==> flow/design.v <==
module Cinema(input [17:0]SW, input clk, input rst, output reg [17:0]LEDR , input [3:0]KEY, output [7:0]HEX0,
			  output [7:0]HEX4, output [7:0]HEX5, output [7:0]HEX6, output [7:0]HEX7, output [7:0]HEX1, output [7:0]HEX2, output [7:0]HEX3);
integer filmeEscolhido;  
integer filme;  
integer horarioEscolhido;  
integer horario;  
integer assentoEscolhido;  
reg [17:0] assento11;  
reg [17:0] assento12;  
reg [17:0] assento21;  
reg [17:0] assento22;  
integer valorInserido;  
integer valor;  
integer pago;  
integer quantidadeDeIngresso;  
integer trocoFeito;  
integer troco;  
wire [7:0]F = 4'hF;  
wire [7:0]H = 4'hC;  
reg [7:0]dFilme;  
reg [7:0]dHorario;  
reg [7:0]display1;  
reg [7:0]display2;  
reg [7:0]display3;  
reg [7:0]display4;  
integer bouncing;  
integer bouncing2;  
integer i;  
integer pagoAgora;  
always@(posedge clk) begin
  if (rst) begin  
    filmeEscolhido <= 0; filme <= 0; horarioEscolhido <= 0; horario <= 0; assentoEscolhido <= 0;
    assento11 <= 0; assento12 <= 0; assento21 <= 0; assento22 <= 0;
    valorInserido <= 0; valor <= 0; pago <= 0; quantidadeDeIngresso <= 0; trocoFeito <= 0; troco <= 0;
    dFilme <= 0; dHorario <= 0; display1 <= 0; display2 <= 0; display3 <= 0; display4 <= 0;
    bouncing <= 0; LEDR <= 0;
  end else begin
    if(!filmeEscolhido && bouncing == 0) begin  
		troco = 0;
        if(KEY == 4'b1110) begin  
            filme = 1;  
            filmeEscolhido = 1;  
            dFilme = 4'h1;  
            bouncing = 1;  
        end
        if(KEY == 4'b1101) begin  
            filme = 2;  
            filmeEscolhido = 1;  
            dFilme = 4'h2;  
        end
    end
    if(!horarioEscolhido && filmeEscolhido == 1) begin  
        if(KEY == 4'b1011) begin  
            horario = 1;  
            horarioEscolhido = 1;  
            dHorario = 4'h1;  
            display1 = 4'h1;  
            display2 = 4'h4;  
            display3 = 4'h0;  
            display4 = 4'h0;  
        end
        if(KEY == 4'b0111) begin  
            horario = 2;  
            horarioEscolhido = 1;  
            dHorario = 4'h2;  
            display1 = 4'h1;  
            display2 = 4'h6;  
            display3 = 4'h0;  
            display4 = 4'h0;  
        end
    end
    quantidadeDeIngresso=0;  
    if(!assentoEscolhido && horarioEscolhido == 1) begin  
        LEDR = 18'b111111111111111111;  
        for (i = 0; i<18; i = i + 1) begin
            if(SW[i] == 1) quantidadeDeIngresso = quantidadeDeIngresso + 1;  
        end
        valor = quantidadeDeIngresso * 15;  
        if(KEY == 4'b0011) begin  
            assentoEscolhido <= 1;  
            if(filme == 1 && horario == 1) assento11 <= assento11 + SW;  
            if(filme == 1 && horario == 2) assento12 <= assento12 + SW;  
            if(filme == 2 && horario == 1) assento21 <= assento21 + SW;  
            if(filme == 2 && horario == 2) assento22 <= assento22 + SW;  
        end
    end
    if(filme == 1 && horario == 1)begin  
		LEDR = ~assento11;
		bouncing = 0;
	end
    if(filme == 1 && horario == 2)begin  
		LEDR = ~assento12;
		bouncing = 0;
    end
    if(filme == 2 && horario == 1)begin  
		LEDR = ~assento21;
	end
    if(filme == 2 && horario == 2)begin  
		LEDR = ~assento22;
	end
    pagoAgora = pago;
    if (!pago && assentoEscolhido == 1) begin  
        if(KEY == 4'b1110) begin  
            valorInserido = valorInserido + 5;
        end
        if(KEY == 4'b1101) begin  
            valorInserido = valorInserido + 10;
        end
        if(KEY == 4'b1011) begin  
            valorInserido = valorInserido + 20;
        end
        if(KEY == 4'b0111) begin  
            valorInserido = valorInserido + 50;
        end
        if(valor == valorInserido) begin  
			pagoAgora = 1;  
		end
		if (valor < valorInserido && !trocoFeito) begin  
			troco <= valorInserido - valor;  
			pago <= 1;  
			trocoFeito <= 1;  
		end
    end
    if(pagoAgora == 1) begin  
		filmeEscolhido <= 0;
		horarioEscolhido <= 0;
		horario <= 0;
		assentoEscolhido <= 0;
		valorInserido <= 0;
		valor <= 0;
		pago <= 0;
		quantidadeDeIngresso <= 0;
		trocoFeito <= 0;
		pago <= 0;
	end
end
end
reg [7:0] SevenSeg;  
	always @(*)  
	case(F)  
		4'h0: SevenSeg = 8'b11111100;
		4'h1: SevenSeg = 8'b01100000;
		4'h2: SevenSeg = 8'b11011010;
		4'h3: SevenSeg = 8'b11110010;
		4'h4: SevenSeg = 8'b01100110;
		4'h5: SevenSeg = 8'b10110110;
		4'h6: SevenSeg = 8'b10111110;
		4'h7: SevenSeg = 8'b11100000;
		4'h8: SevenSeg = 8'b11111110;
		4'h9: SevenSeg = 8'b11110110;
		4'hF: SevenSeg = 8'b10001110;
		default: SevenSeg = 8'b00000000;
	endcase
	assign {HEX7[0], HEX7[1], HEX7[2], HEX7[3], HEX7[4], HEX7[5], HEX7[6], HEX7[7]} = ~SevenSeg;
	reg [7:0] SevenSeg1;
	always @(*)  
	case(H)
		4'h0: SevenSeg1 = 8'b11111100;
		4'h1: SevenSeg1 = 8'b01100000;
		4'h2: SevenSeg1 = 8'b11011010;
		4'h3: SevenSeg1 = 8'b11110010;
		4'h4: SevenSeg1 = 8'b01100110;
		4'h5: SevenSeg1 = 8'b10110110;
		4'h6: SevenSeg1 = 8'b10111110;
		4'h7: SevenSeg1 = 8'b11100000;
		4'h8: SevenSeg1 = 8'b11111110;
		4'h9: SevenSeg1 = 8'b11110110;
		4'hC: SevenSeg1 = 8'b01101110;
		default: SevenSeg1 = 8'b00000000;
	endcase
	assign {HEX5[0], HEX5[1], HEX5[2], HEX5[3], HEX5[4], HEX5[5], HEX5[6], HEX5[7]} = ~SevenSeg1;
	reg [7:0] SevenSeg2;
	always @(*)  
	case(dFilme)
		4'h0: SevenSeg2 = 8'b11111100;
		4'h1: SevenSeg2 = 8'b01100000;
		4'h2: SevenSeg2 = 8'b11011010;
		4'h3: SevenSeg2 = 8'b11110010;
		4'h4: SevenSeg2 = 8'b01100110;
		4'h5: SevenSeg2 = 8'b10110110;
		4'h6: SevenSeg2 = 8'b10111110;
		4'h7: SevenSeg2 = 8'b11100000;
		4'h8: SevenSeg2 = 8'b11111110;
		4'h9: SevenSeg2 = 8'b11110110;
		4'hC: SevenSeg2 = 8'b01101110;
		default: SevenSeg2 = 8'b00000000;
	endcase
	assign {HEX6[0], HEX6[1], HEX6[2], HEX6[3], HEX6[4], HEX6[5], HEX6[6], HEX6[7]} = ~SevenSeg2;
	reg [7:0] SevenSeg3;
	always @(*)  
	case(dHorario)
		4'h0: SevenSeg3 = 8'b11111100;
		4'h1: SevenSeg3 = 8'b01100000;
		4'h2: SevenSeg3 = 8'b11011010;
		4'h3: SevenSeg3 = 8'b11110010;
		4'h4: SevenSeg3 = 8'b01100110;
		4'h5: SevenSeg3 = 8'b10110110;
		4'h6: SevenSeg3 = 8'b10111110;
		4'h7: SevenSeg3 = 8'b11100000;
		4'h8: SevenSeg3 = 8'b11111110;
		4'h9: SevenSeg3 = 8'b11110110;
		4'hC: SevenSeg3 = 8'b01101110;
		default: SevenSeg3 = 8'b00000000;
	endcase
	assign {HEX4[0], HEX4[1], HEX4[2], HEX4[3], HEX4[4], HEX4[5], HEX4[6], HEX4[7]} = ~SevenSeg3;
	reg [7:0] SevenSeg4;
	always @(*)  
	case(display1)
		4'h0: SevenSeg4 = 8'b11111100;
		4'h1: SevenSeg4 = 8'b01100000;
		4'h2: SevenSeg4 = 8'b11011010;
		4'h3: SevenSeg4 = 8'b11110010;
		4'h4: SevenSeg4 = 8'b01100110;
		4'h5: SevenSeg4 = 8'b10110110;
		4'h6: SevenSeg4 = 8'b10111110;
		4'h7: SevenSeg4 = 8'b11100000;
		4'h8: SevenSeg4 = 8'b11111110;
		4'h9: SevenSeg4 = 8'b11110110;
		4'hC: SevenSeg4 = 8'b01101110;
		default: SevenSeg4 = 8'b00000000;
	endcase
	assign {HEX3[0], HEX3[1], HEX3[2], HEX3[3], HEX3[4], HEX3[5], HEX3[6], HEX3[7]} = ~SevenSeg4;
	reg [7:0] SevenSeg5;
	always @(*)  
	case(display2)
		4'h0: SevenSeg5 = 8'b11111100;
		4'h1: SevenSeg5 = 8'b01100000;
		4'h2: SevenSeg5 = 8'b11011010;
		4'h3: SevenSeg5 = 8'b11110010;
		4'h4: SevenSeg5 = 8'b01100110;
		4'h5: SevenSeg5 = 8'b10110110;
		4'h6: SevenSeg5 = 8'b10111110;
		4'h7: SevenSeg5 = 8'b11100000;
		4'h8: SevenSeg5 = 8'b11111110;
		4'h9: SevenSeg5 = 8'b11110110;
		4'hC: SevenSeg5 = 8'b01101110;
		default: SevenSeg5 = 8'b00000000;
	endcase
	assign {HEX2[0], HEX2[1], HEX2[2], HEX2[3], HEX2[4], HEX2[5], HEX2[6], HEX2[7]} = ~SevenSeg5;
	reg [7:0] SevenSeg6;
	always @(*)  
	case(display3)
		4'h0: SevenSeg6 = 8'b11111100;
		4'h1: SevenSeg6 = 8'b01100000;
		4'h2: SevenSeg6 = 8'b11011010;
		4'h3: SevenSeg6 = 8'b11110010;
		4'h4: SevenSeg6 = 8'b01100110;
		4'h5: SevenSeg6 = 8'b10110110;
		4'h6: SevenSeg6 = 8'b10111110;
		4'h7: SevenSeg6 = 8'b11100000;
		4'h8: SevenSeg6 = 8'b11111110;
		4'h9: SevenSeg6 = 8'b11110110;
		4'hC: SevenSeg6 = 8'b01101110;
		default: SevenSeg6 = 8'b00000000;
	endcase
	assign {HEX1[0], HEX1[1], HEX1[2], HEX1[3], HEX1[4], HEX1[5], HEX1[6], HEX1[7]} = ~SevenSeg6;
	reg [7:0] SevenSeg7;
	always @(*)  
	case(display4)
		4'h0: SevenSeg7 = 8'b11111100;
		4'h1: SevenSeg7 = 8'b01100000;
		4'h2: SevenSeg7 = 8'b11011010;
		4'h3: SevenSeg7 = 8'b11110010;
		4'h4: SevenSeg7 = 8'b01100110;
		4'h5: SevenSeg7 = 8'b10110110;
		4'h6: SevenSeg7 = 8'b10111110;
		4'h7: SevenSeg7 = 8'b11100000;
		4'h8: SevenSeg7 = 8'b11111110;
		4'h9: SevenSeg7 = 8'b11110110;
		4'hC: SevenSeg7 = 8'b01101110;
		default: SevenSeg7 = 8'b00000000;
	endcase
	assign {HEX0[0], HEX0[1], HEX0[2], HEX0[3], HEX0[4], HEX0[5], HEX0[6], HEX0[7]} = ~SevenSeg7;
endmodule
Step by step through the tools: Cinema
What the tools print for Cinema, step after step.
Line numbers count from 1 in the design file above.
Library cell names are shortened.
{"block": "setup", "top_module": "Cinema", "clk_port": "clk", "cell_library": "sky130hd", "corner": "tt_025C_1v80"}

After elaboration
Source: Yosys, flattened and elaborated, memories not mapped. Widths are those after wreduce. Print and check cells do not count.
Yosys's memory passes give these memory sizes; they may raise the number of words (mostly to a power of two), join words into wider ones and drop unused or constant bits.
{"block": "bits", "word_cells": 231, "regBits": 325, "clocked_rd_ports_x_width": 42, "output_inout_bits": 82, "mem_count": 8, "rom_bits": 896}
{"block": "op_classes", "n_mux": 119, "n_mul": 1, "n_logic": 12, "cmp": 1, "addsub": 25, "reduce_and_logical": 33, "n_eq": 13}
{"block": "mem_list", "memory": "(no name shown)", "size": 16, "width": 7, "read_ports": 1, "write_ports": 0, "line": 259, "text": "case(display4)"}
{"block": "mem_list", "memory": "(no name shown)", "size": 16, "width": 7, "read_ports": 1, "write_ports": 0, "line": 242, "text": "case(display3)"}
{"block": "mem_list", "memory": "(no name shown)", "size": 16, "width": 7, "read_ports": 1, "write_ports": 0, "line": 225, "text": "case(display2)"}
{"block": "mem_list", "memory": "(no name shown)", "size": 16, "width": 7, "read_ports": 1, "write_ports": 0, "line": 208, "text": "case(display1)"}
{"block": "mem_list", "memory": "(no name shown)", "size": 16, "width": 7, "read_ports": 1, "write_ports": 0, "line": 191, "text": "case(dHorario)"}
{"block": "mem_list", "memory": "(no name shown)", "size": 16, "width": 7, "read_ports": 1, "write_ports": 0, "line": 174, "text": "case(dFilme)"}
Memories not listed: 2.
{"block": "ops", "op": "32-bit two-way mux", "n": 84}
{"block": "ops", "op": "32-bit by 2-bit adder with 32-bit output with constant B", "n": 17}
{"block": "ops", "op": "32-bit by 2-bit equality test with 1-bit output with constant B", "n": 5}
{"block": "ops", "op": "32-bit by 5-bit multiplier with 32-bit output with constant B", "n": 1}
{"block": "ops", "op": "32-bit logical NOT", "n": 5}
{"block": "ops", "op": "8-bit two-way mux", "n": 15}
{"block": "ops", "op": "18-bit two-way mux", "n": 5}
{"block": "ops", "op": "18-bit adder", "n": 4}
{"block": "ops", "op": "18-bit NOT", "n": 4}
{"block": "ops", "op": "32-bit by 3-bit equality test with 1-bit output with constant B", "n": 2}
{"block": "ops", "op": "8-bit NOT", "n": 8}
{"block": "ops", "op": "4-bit two-way mux", "n": 12}
{"block": "ops", "op": "32-bit < comparator", "n": 1}
{"block": "ops", "op": "32-bit equality test", "n": 1}
{"block": "ops", "op": "32-bit by 4-bit adder with 32-bit output with constant B", "n": 1}
{"block": "ops", "op": "32-bit by 5-bit adder with 32-bit output with constant B", "n": 1}
{"block": "ops", "op": "32-bit by 6-bit adder with 32-bit output with constant B", "n": 1}
{"block": "ops", "op": "32-bit by 7-bit adder with 32-bit output with constant B", "n": 1}
{"block": "ops", "op": "4-bit logical NOT", "n": 5}
{"block": "ops", "op": "3-bit AND reduction", "n": 4}
{"block": "ops", "op": "4-bit equality test with constant B", "n": 3}
{"block": "ops", "op": "2-bit AND reduction", "n": 5}
{"block": "ops", "op": "1-bit logical AND", "n": 9}
{"block": "ops", "op": "5-bit nonzero test", "n": 1}
{"block": "ops", "op": "2-bit nonzero test", "n": 2}
{"block": "ops", "op": "4-bit by 2-bit equality test with 1-bit output with constant B", "n": 1}
{"block": "ops", "op": "4-bit by 3-bit equality test with 1-bit output with constant B", "n": 1}
{"block": "ops", "op": "3-bit OR reduction", "n": 1}
Not listed: further kinds 2, cells in them 4.

Logic depth
Yosys ltp: most cells in a row. Word level: on the elaborated netlist, between registers, memories and ports. Mapped: between sequential cells and ports; inverters and the memories' decode and read muxes count.
{"block": "depth", "word_depth": 90, "abc_area": 1, "mapped_depth": 96}

After synthesis
Source: synth_stat.txt of the flow (Yosys; design flattened, memories mapped). It holds for the ABC_AREA given above (unset counts as 0); a run with the other value may have another netlist.
The area totals of this step are shown rounded.
{"block": "mapped", "cell_count": 2549, "ffs": 187, "mapped_area_um2": 17000, "seqArea_um2": 3700}
{"block": "by_type", "cell": "dfxtp_1", "n": 187}
{"block": "by_type", "cell": "ha_1", "n": 164}
{"block": "by_type", "cell": "nand2_1", "n": 504}
{"block": "by_type", "cell": "inv_1", "n": 399}
{"block": "by_type", "cell": "xor2_1", "n": 140}
{"block": "by_type", "cell": "a21oi_1", "n": 178}
{"block": "by_type", "cell": "o21ai_0", "n": 170}
{"block": "by_type", "cell": "nor2_1", "n": 218}
{"block": "by_type", "cell": "fa_1", "n": 35}
{"block": "by_type", "cell": "nand3_1", "n": 134}
{"block": "by_type", "cell": "buf_4", "n": 49}
{"block": "by_type", "cell": "xnor2_1", "n": 39}
{"block": "by_type", "cell": "o21bai_1", "n": 29}
{"block": "by_type", "cell": "nor3_1", "n": 36}
{"block": "by_type", "cell": "nand4_1", "n": 28}
{"block": "by_type", "cell": "o22ai_1", "n": 26}
{"block": "by_type", "cell": "clkbuf_1", "n": 42}
{"block": "by_type", "cell": "nor3_2", "n": 13}
Other cell types: 40; their cells: 158.

Worst setup path after synthesis
Path of least setup slack by OpenSTA after synthesis, without wires, with an ideal clock, recovery checks aside; 20% of the period is set as input and as output delay. Where synthesis merged equal registers, the netlist keeps one of their names.
{"block": "synth_path", "kind": "input to register", "from": "in SW[1]", "to": "reg valorInserido[23]", "path_delay_ps": 12784, "arrival_ps": 16708, "t_first_pin_ps": 4000, "path_stages": 80, "tclk_ps": 20000, "slack_ps": 3217, "in_delay_ps": 4000, "t_required_ps": 19924, "synth_period_reached_ps": 16783}
"path_delay_ps" is the arrival time less input delay plus setup time.
"path_stages": output pins that drive a net of the path, with the launching flip-flop's if there is one; two outputs of one cell count as two.
"synth_period_reached_ps" is the clock period less the worst setup slack; recovery checks do not enter. This is arithmetic on one report: input and output delays are still those of the set period (20% each).
The rows between start and end are the longest chain of elaborated cells between them; the timing report does not say that the signal goes this way. Where chains are equally long, one stands for them.
A line is the first line of the expression or statement that the cell stems from. Yosys adds cells for indexed reads and writes and turns some case tables into memories.
At most two assigning lines are given for a register; there are more.
{"block": "synth_via", "cell_sequence": "inv_1 -> ha_1 -> nand2_1 -> inv_1 -> nor2_1 -> nand2_1 -> nand3_1 -> nand2_1 -> ha_1 -> nand2_1 -> nand2_1 -> ha_1 -> nand2_1 -> nand2_1 -> ha_1 -> nand2_1 -> nand2_1 -> ha_1 -> (+44 left out) -> a21oi_1 -> o21ai_0 -> a21o_1 -> a21oi_1 -> o21ai_0 -> xor2_1 -> nand2_1 -> nand2_1 -> ha_1 -> nand2_1 -> nor3_1 -> a41o_1 -> nor2_1 -> inv_1 -> nor2_1 -> inv_2 -> clkbuf_1 -> o22ai_1", "elab_chain_len": 76}
{"block": "synth_lines", "item": "start: declaration", "line": 1, "text": "module Cinema(input [17:0]SW, input clk, input rst, output reg [17:0]LEDR , input [3:0]KEY, output [7:0]HEX0,"}
{"block": "synth_lines", "item": "32-bit two-way mux", "line": 76, "text": "if(SW[i] == 1) quantidadeDeIngresso = quantidadeDeIngresso + 1;"}
{"block": "synth_lines", "item": "32-bit two-way mux", "line": 73, "text": "if(!assentoEscolhido && horarioEscolhido == 1) begin"}
{"block": "synth_lines", "item": "32-bit two-way mux", "line": 31, "text": "if (rst) begin"}
{"block": "synth_lines", "item": "32-bit by 2-bit adder with 32-bit output", "line": 76}
{"block": "synth_lines", "item": "32-bit two-way mux", "line": 76}
{"block": "synth_lines", "item": "32-bit two-way mux", "line": 73}
{"block": "synth_lines", "item": "32-bit two-way mux", "line": 31}
{"block": "synth_lines", "item": "(+62 left out)"}
{"block": "synth_lines", "item": "32-bit two-way mux", "line": 31}
{"block": "synth_lines", "item": "32-bit equality test", "line": 115, "text": "if(valor == valorInserido) begin"}
{"block": "synth_lines", "item": "1-bit two-way mux", "line": 115}
{"block": "synth_lines", "item": "1-bit two-way mux", "line": 102, "text": "if (!pago && assentoEscolhido == 1) begin"}
{"block": "synth_lines", "item": "32-bit two-way mux", "line": 31}
{"block": "synth_lines", "item": "32-bit by 2-bit equality test with 1-bit output", "line": 124, "text": "if(pagoAgora == 1) begin"}
{"block": "synth_lines", "item": "2-bit OR reduction"}
{"block": "synth_lines", "item": "end: assignment", "line": 110, "text": "valorInserido = valorInserido + 20;"}
{"block": "synth_lines", "item": "end: assignment", "line": 113, "text": "valorInserido = valorInserido + 50;"}
{"block": "synth_lines", "item": "end: declaration", "line": 12, "text": "integer valorInserido;"}

Path in the finished layout
Path of least setup slack in the final report of stored run 1 (OpenROAD, finished layout, wires in). Where an end is a register, its clock arrival counts in the times.
The path's times are printed in steps of 10 ps; the period is the one set.
{"block": "layout_path", "kind": "input to register", "from": "in SW[1]", "to": "reg valor[12]", "in_delay_ps": 2720, "slack_ps": -210, "t_required_ps": 14000, "arrival_ps": 14200, "path_stages": 83, "tclk_ps": 13600, "t_first_pin_ps": 2720}
The rows between start and end are the longest chain of elaborated cells between them; the timing report does not say that the signal goes this way. Where chains are equally long, one stands for them.
At most two assigning lines are given for a register; there are more.
{"block": "layout_via", "cell_sequence": "buf_8 -> clkinvlp_4 -> ha_4 -> inv_4 -> nand2_4 -> nand2_4 -> nand2_2 -> nand3_2 -> nand2_2 -> ha_4 -> nand2_4 -> nand2_4 -> ha_4 -> nand2_2 -> nand2_2 -> ha_4 -> nand2_4 -> nand2_4 -> (+47 left out) -> a21o_1 -> a21oi_2 -> o21ai_2 -> xor2_1 -> nand2_1 -> buf_4 -> buf_4 -> buf_4 -> buf_4 -> buf_4 -> buf_4 -> buf_4 -> buf_4 -> buf_4 -> buf_4 -> buf_4 -> buf_4 -> a21oi_2", "elab_chain_len": 76}
{"block": "layout_lines", "item": "start: declaration", "line": 1, "text": "module Cinema(input [17:0]SW, input clk, input rst, output reg [17:0]LEDR , input [3:0]KEY, output [7:0]HEX0,"}
{"block": "layout_lines", "item": "32-bit two-way mux", "line": 76, "text": "if(SW[i] == 1) quantidadeDeIngresso = quantidadeDeIngresso + 1;"}
{"block": "layout_lines", "item": "32-bit two-way mux", "line": 73, "text": "if(!assentoEscolhido && horarioEscolhido == 1) begin"}
{"block": "layout_lines", "item": "32-bit two-way mux", "line": 31, "text": "if (rst) begin"}
{"block": "layout_lines", "item": "32-bit by 2-bit adder with 32-bit output", "line": 76}
{"block": "layout_lines", "item": "32-bit two-way mux", "line": 76}
{"block": "layout_lines", "item": "32-bit two-way mux", "line": 73}
{"block": "layout_lines", "item": "32-bit two-way mux", "line": 31}
{"block": "layout_lines", "item": "(+62 left out)"}
{"block": "layout_lines", "item": "32-bit two-way mux", "line": 31}
{"block": "layout_lines", "item": "32-bit equality test", "line": 115, "text": "if(valor == valorInserido) begin"}
{"block": "layout_lines", "item": "1-bit two-way mux", "line": 115}
{"block": "layout_lines", "item": "1-bit two-way mux", "line": 102, "text": "if (!pago && assentoEscolhido == 1) begin"}
{"block": "layout_lines", "item": "32-bit two-way mux", "line": 31}
{"block": "layout_lines", "item": "32-bit by 2-bit equality test with 1-bit output", "line": 124, "text": "if(pagoAgora == 1) begin"}
{"block": "layout_lines", "item": "2-bit OR reduction"}
{"block": "layout_lines", "item": "end: assignment", "line": 78, "text": "valor = quantidadeDeIngresso * 15;"}
{"block": "layout_lines", "item": "end: assignment", "line": 130, "text": "valor <= 0;"}
{"block": "layout_lines", "item": "end: declaration", "line": 13, "text": "integer valor;"}

Wiki page: Cinema / flow data

Design Cinema on sky130hd. What follows are 6 stored runs of the flow, each under its own settings; their order means nothing. The constraints put input and output delay at 20% of the set period each and load the outputs with 0.01 pF.
"worst_path_allowed_less_slack_ps": the worst setup path's part of the clock period (all of it between registers, 20% less for each end at a port) less its slack. A launch clock that arrives late makes it longer, a capture clock that arrives late makes it shorter.
"power.total_mw": no workload was simulated; the value follows from the tool's default switching activity.
"worst_path_allowed_less_slack_ps" is given in steps of 10 ps.
The measured numbers are rounded.

{"run": "stored run 1", "settings": { "ABC_AREA": 1, "CAP_MARGIN": 0, "CELL_PAD_IN_SITES_DETAIL_PLACEMENT": 1, "CELL_PAD_IN_SITES_GLOBAL_PLACEMENT": 1, "CORE_ASPECT_RATIO": 1.31, "CORE_MARGIN": 2, "CORE_UTILIZATION": 26, "CTS_CLUSTER_DIAMETER": 134, "CTS_CLUSTER_SIZE": 32, "GPL_ROUTABILITY_DRIVEN": 0, "HOLD_SLACK_MARGIN": 0.03, "MAX_ROUTING_LAYER": "met4", "MIN_ROUTING_LAYER": "met2", "PLACE_DENSITY": 0.49, "SETUP_SLACK_MARGIN": 3.4, "TNS_END_PERCENT": 90, "period_ns": 13.6, "SLEW_MARGIN": 20 }, "results": { "worst_hold_slack_ps": 440, "worst_path_allowed_less_slack_ps": 11090, "path_kind": "input to register", "dieArea_um2": 69000, "ys_area_um2": 17000, "finish.stdcell_area_um2": 22000, "tns_setup_ps": -6200, "timing.setup.ws_ps": -210, "power.total_mw": 3.1, "fin_util_pct": 34 }}
{"run": "stored run 2", "settings": { "ABC_AREA": 0, "CAP_MARGIN": 0, "CELL_PAD_IN_SITES_GLOBAL_PLACEMENT": 3, "CORE_MARGIN": 10, "CORE_UTILIZATION": 26, "CTS_CLUSTER_DIAMETER": 134, "GPL_ROUTABILITY_DRIVEN": 0, "MAX_ROUTING_LAYER": "met4", "MIN_ROUTING_LAYER": "met2", "PLACE_DENSITY_LB_ADDON": 0.24, "TNS_END_PERCENT": 40, "period_ns": 19.9, "SLEW_MARGIN": 20 }, "results": { "worst_hold_slack_ps": 450, "worst_path_allowed_less_slack_ps": 14750, "path_kind": "input to register", "dieArea_um2": 79000, "ys_area_um2": 18000, "finish.stdcell_area_um2": 20000, "tns_setup_ps": 0, "timing.setup.ws_ps": 1200, "power.total_mw": 3.3, "fin_util_pct": 30 }}
{"run": "stored run 3", "settings": { "CORE_MARGIN": 6, "CTS_CLUSTER_DIAMETER": 272, "CTS_CLUSTER_SIZE": 12, "HOLD_SLACK_MARGIN": 0.26, "PLACE_DENSITY_LB_ADDON": 0.06, "period_ns": 20.0, "CAP_MARGIN": 20, "CORE_UTILIZATION": 40, "SLEW_MARGIN": 20 }, "results": { "worst_hold_slack_ps": 450, "worst_path_allowed_less_slack_ps": 14970, "path_kind": "input to register", "dieArea_um2": 50000, "ys_area_um2": 18000, "finish.stdcell_area_um2": 20000, "tns_setup_ps": 0, "timing.setup.ws_ps": 1000, "power.total_mw": 3.1, "fin_util_pct": 45 }}
{"run": "stored run 4", "settings": { "CORE_MARGIN": 6, "CTS_CLUSTER_DIAMETER": 272, "CTS_CLUSTER_SIZE": 12, "HOLD_SLACK_MARGIN": 0.26, "MIN_ROUTING_LAYER": "met2", "PLACE_DENSITY_LB_ADDON": 0.17, "SETUP_SLACK_MARGIN": -0.63, "period_ns": 20.0, "CAP_MARGIN": 20, "CORE_UTILIZATION": 40, "SLEW_MARGIN": 20 }, "results": { "worst_hold_slack_ps": 450, "worst_path_allowed_less_slack_ps": 15570, "path_kind": "input to register", "dieArea_um2": 50000, "ys_area_um2": 18000, "finish.stdcell_area_um2": 20000, "tns_setup_ps": 0, "timing.setup.ws_ps": 430, "power.total_mw": 3.1, "fin_util_pct": 45 }}
{"run": "stored run 5", "settings": { "CORE_MARGIN": 6, "PLACE_DENSITY_LB_ADDON": 0.06, "period_ns": 20.0, "CAP_MARGIN": 20, "CORE_UTILIZATION": 40, "SLEW_MARGIN": 20 }, "results": { "worst_hold_slack_ps": 450, "worst_path_allowed_less_slack_ps": 14970, "path_kind": "input to register", "dieArea_um2": 50000, "ys_area_um2": 18000, "finish.stdcell_area_um2": 20000, "tns_setup_ps": 0, "timing.setup.ws_ps": 1000, "power.total_mw": 3.1, "fin_util_pct": 45 }}
{"run": "stored run 6", "settings": { "CORE_UTILIZATION": 17, "period_ns": 19.2, "CAP_MARGIN": 20, "CORE_MARGIN": 2, "SLEW_MARGIN": 20 }, "results": { "worst_hold_slack_ps": 470, "worst_path_allowed_less_slack_ps": 14370, "path_kind": "input to register", "dieArea_um2": 110000, "ys_area_um2": 18000, "finish.stdcell_area_um2": 21000, "tns_setup_ps": 0, "timing.setup.ws_ps": 990, "power.total_mw": 3.3, "fin_util_pct": 20 }}
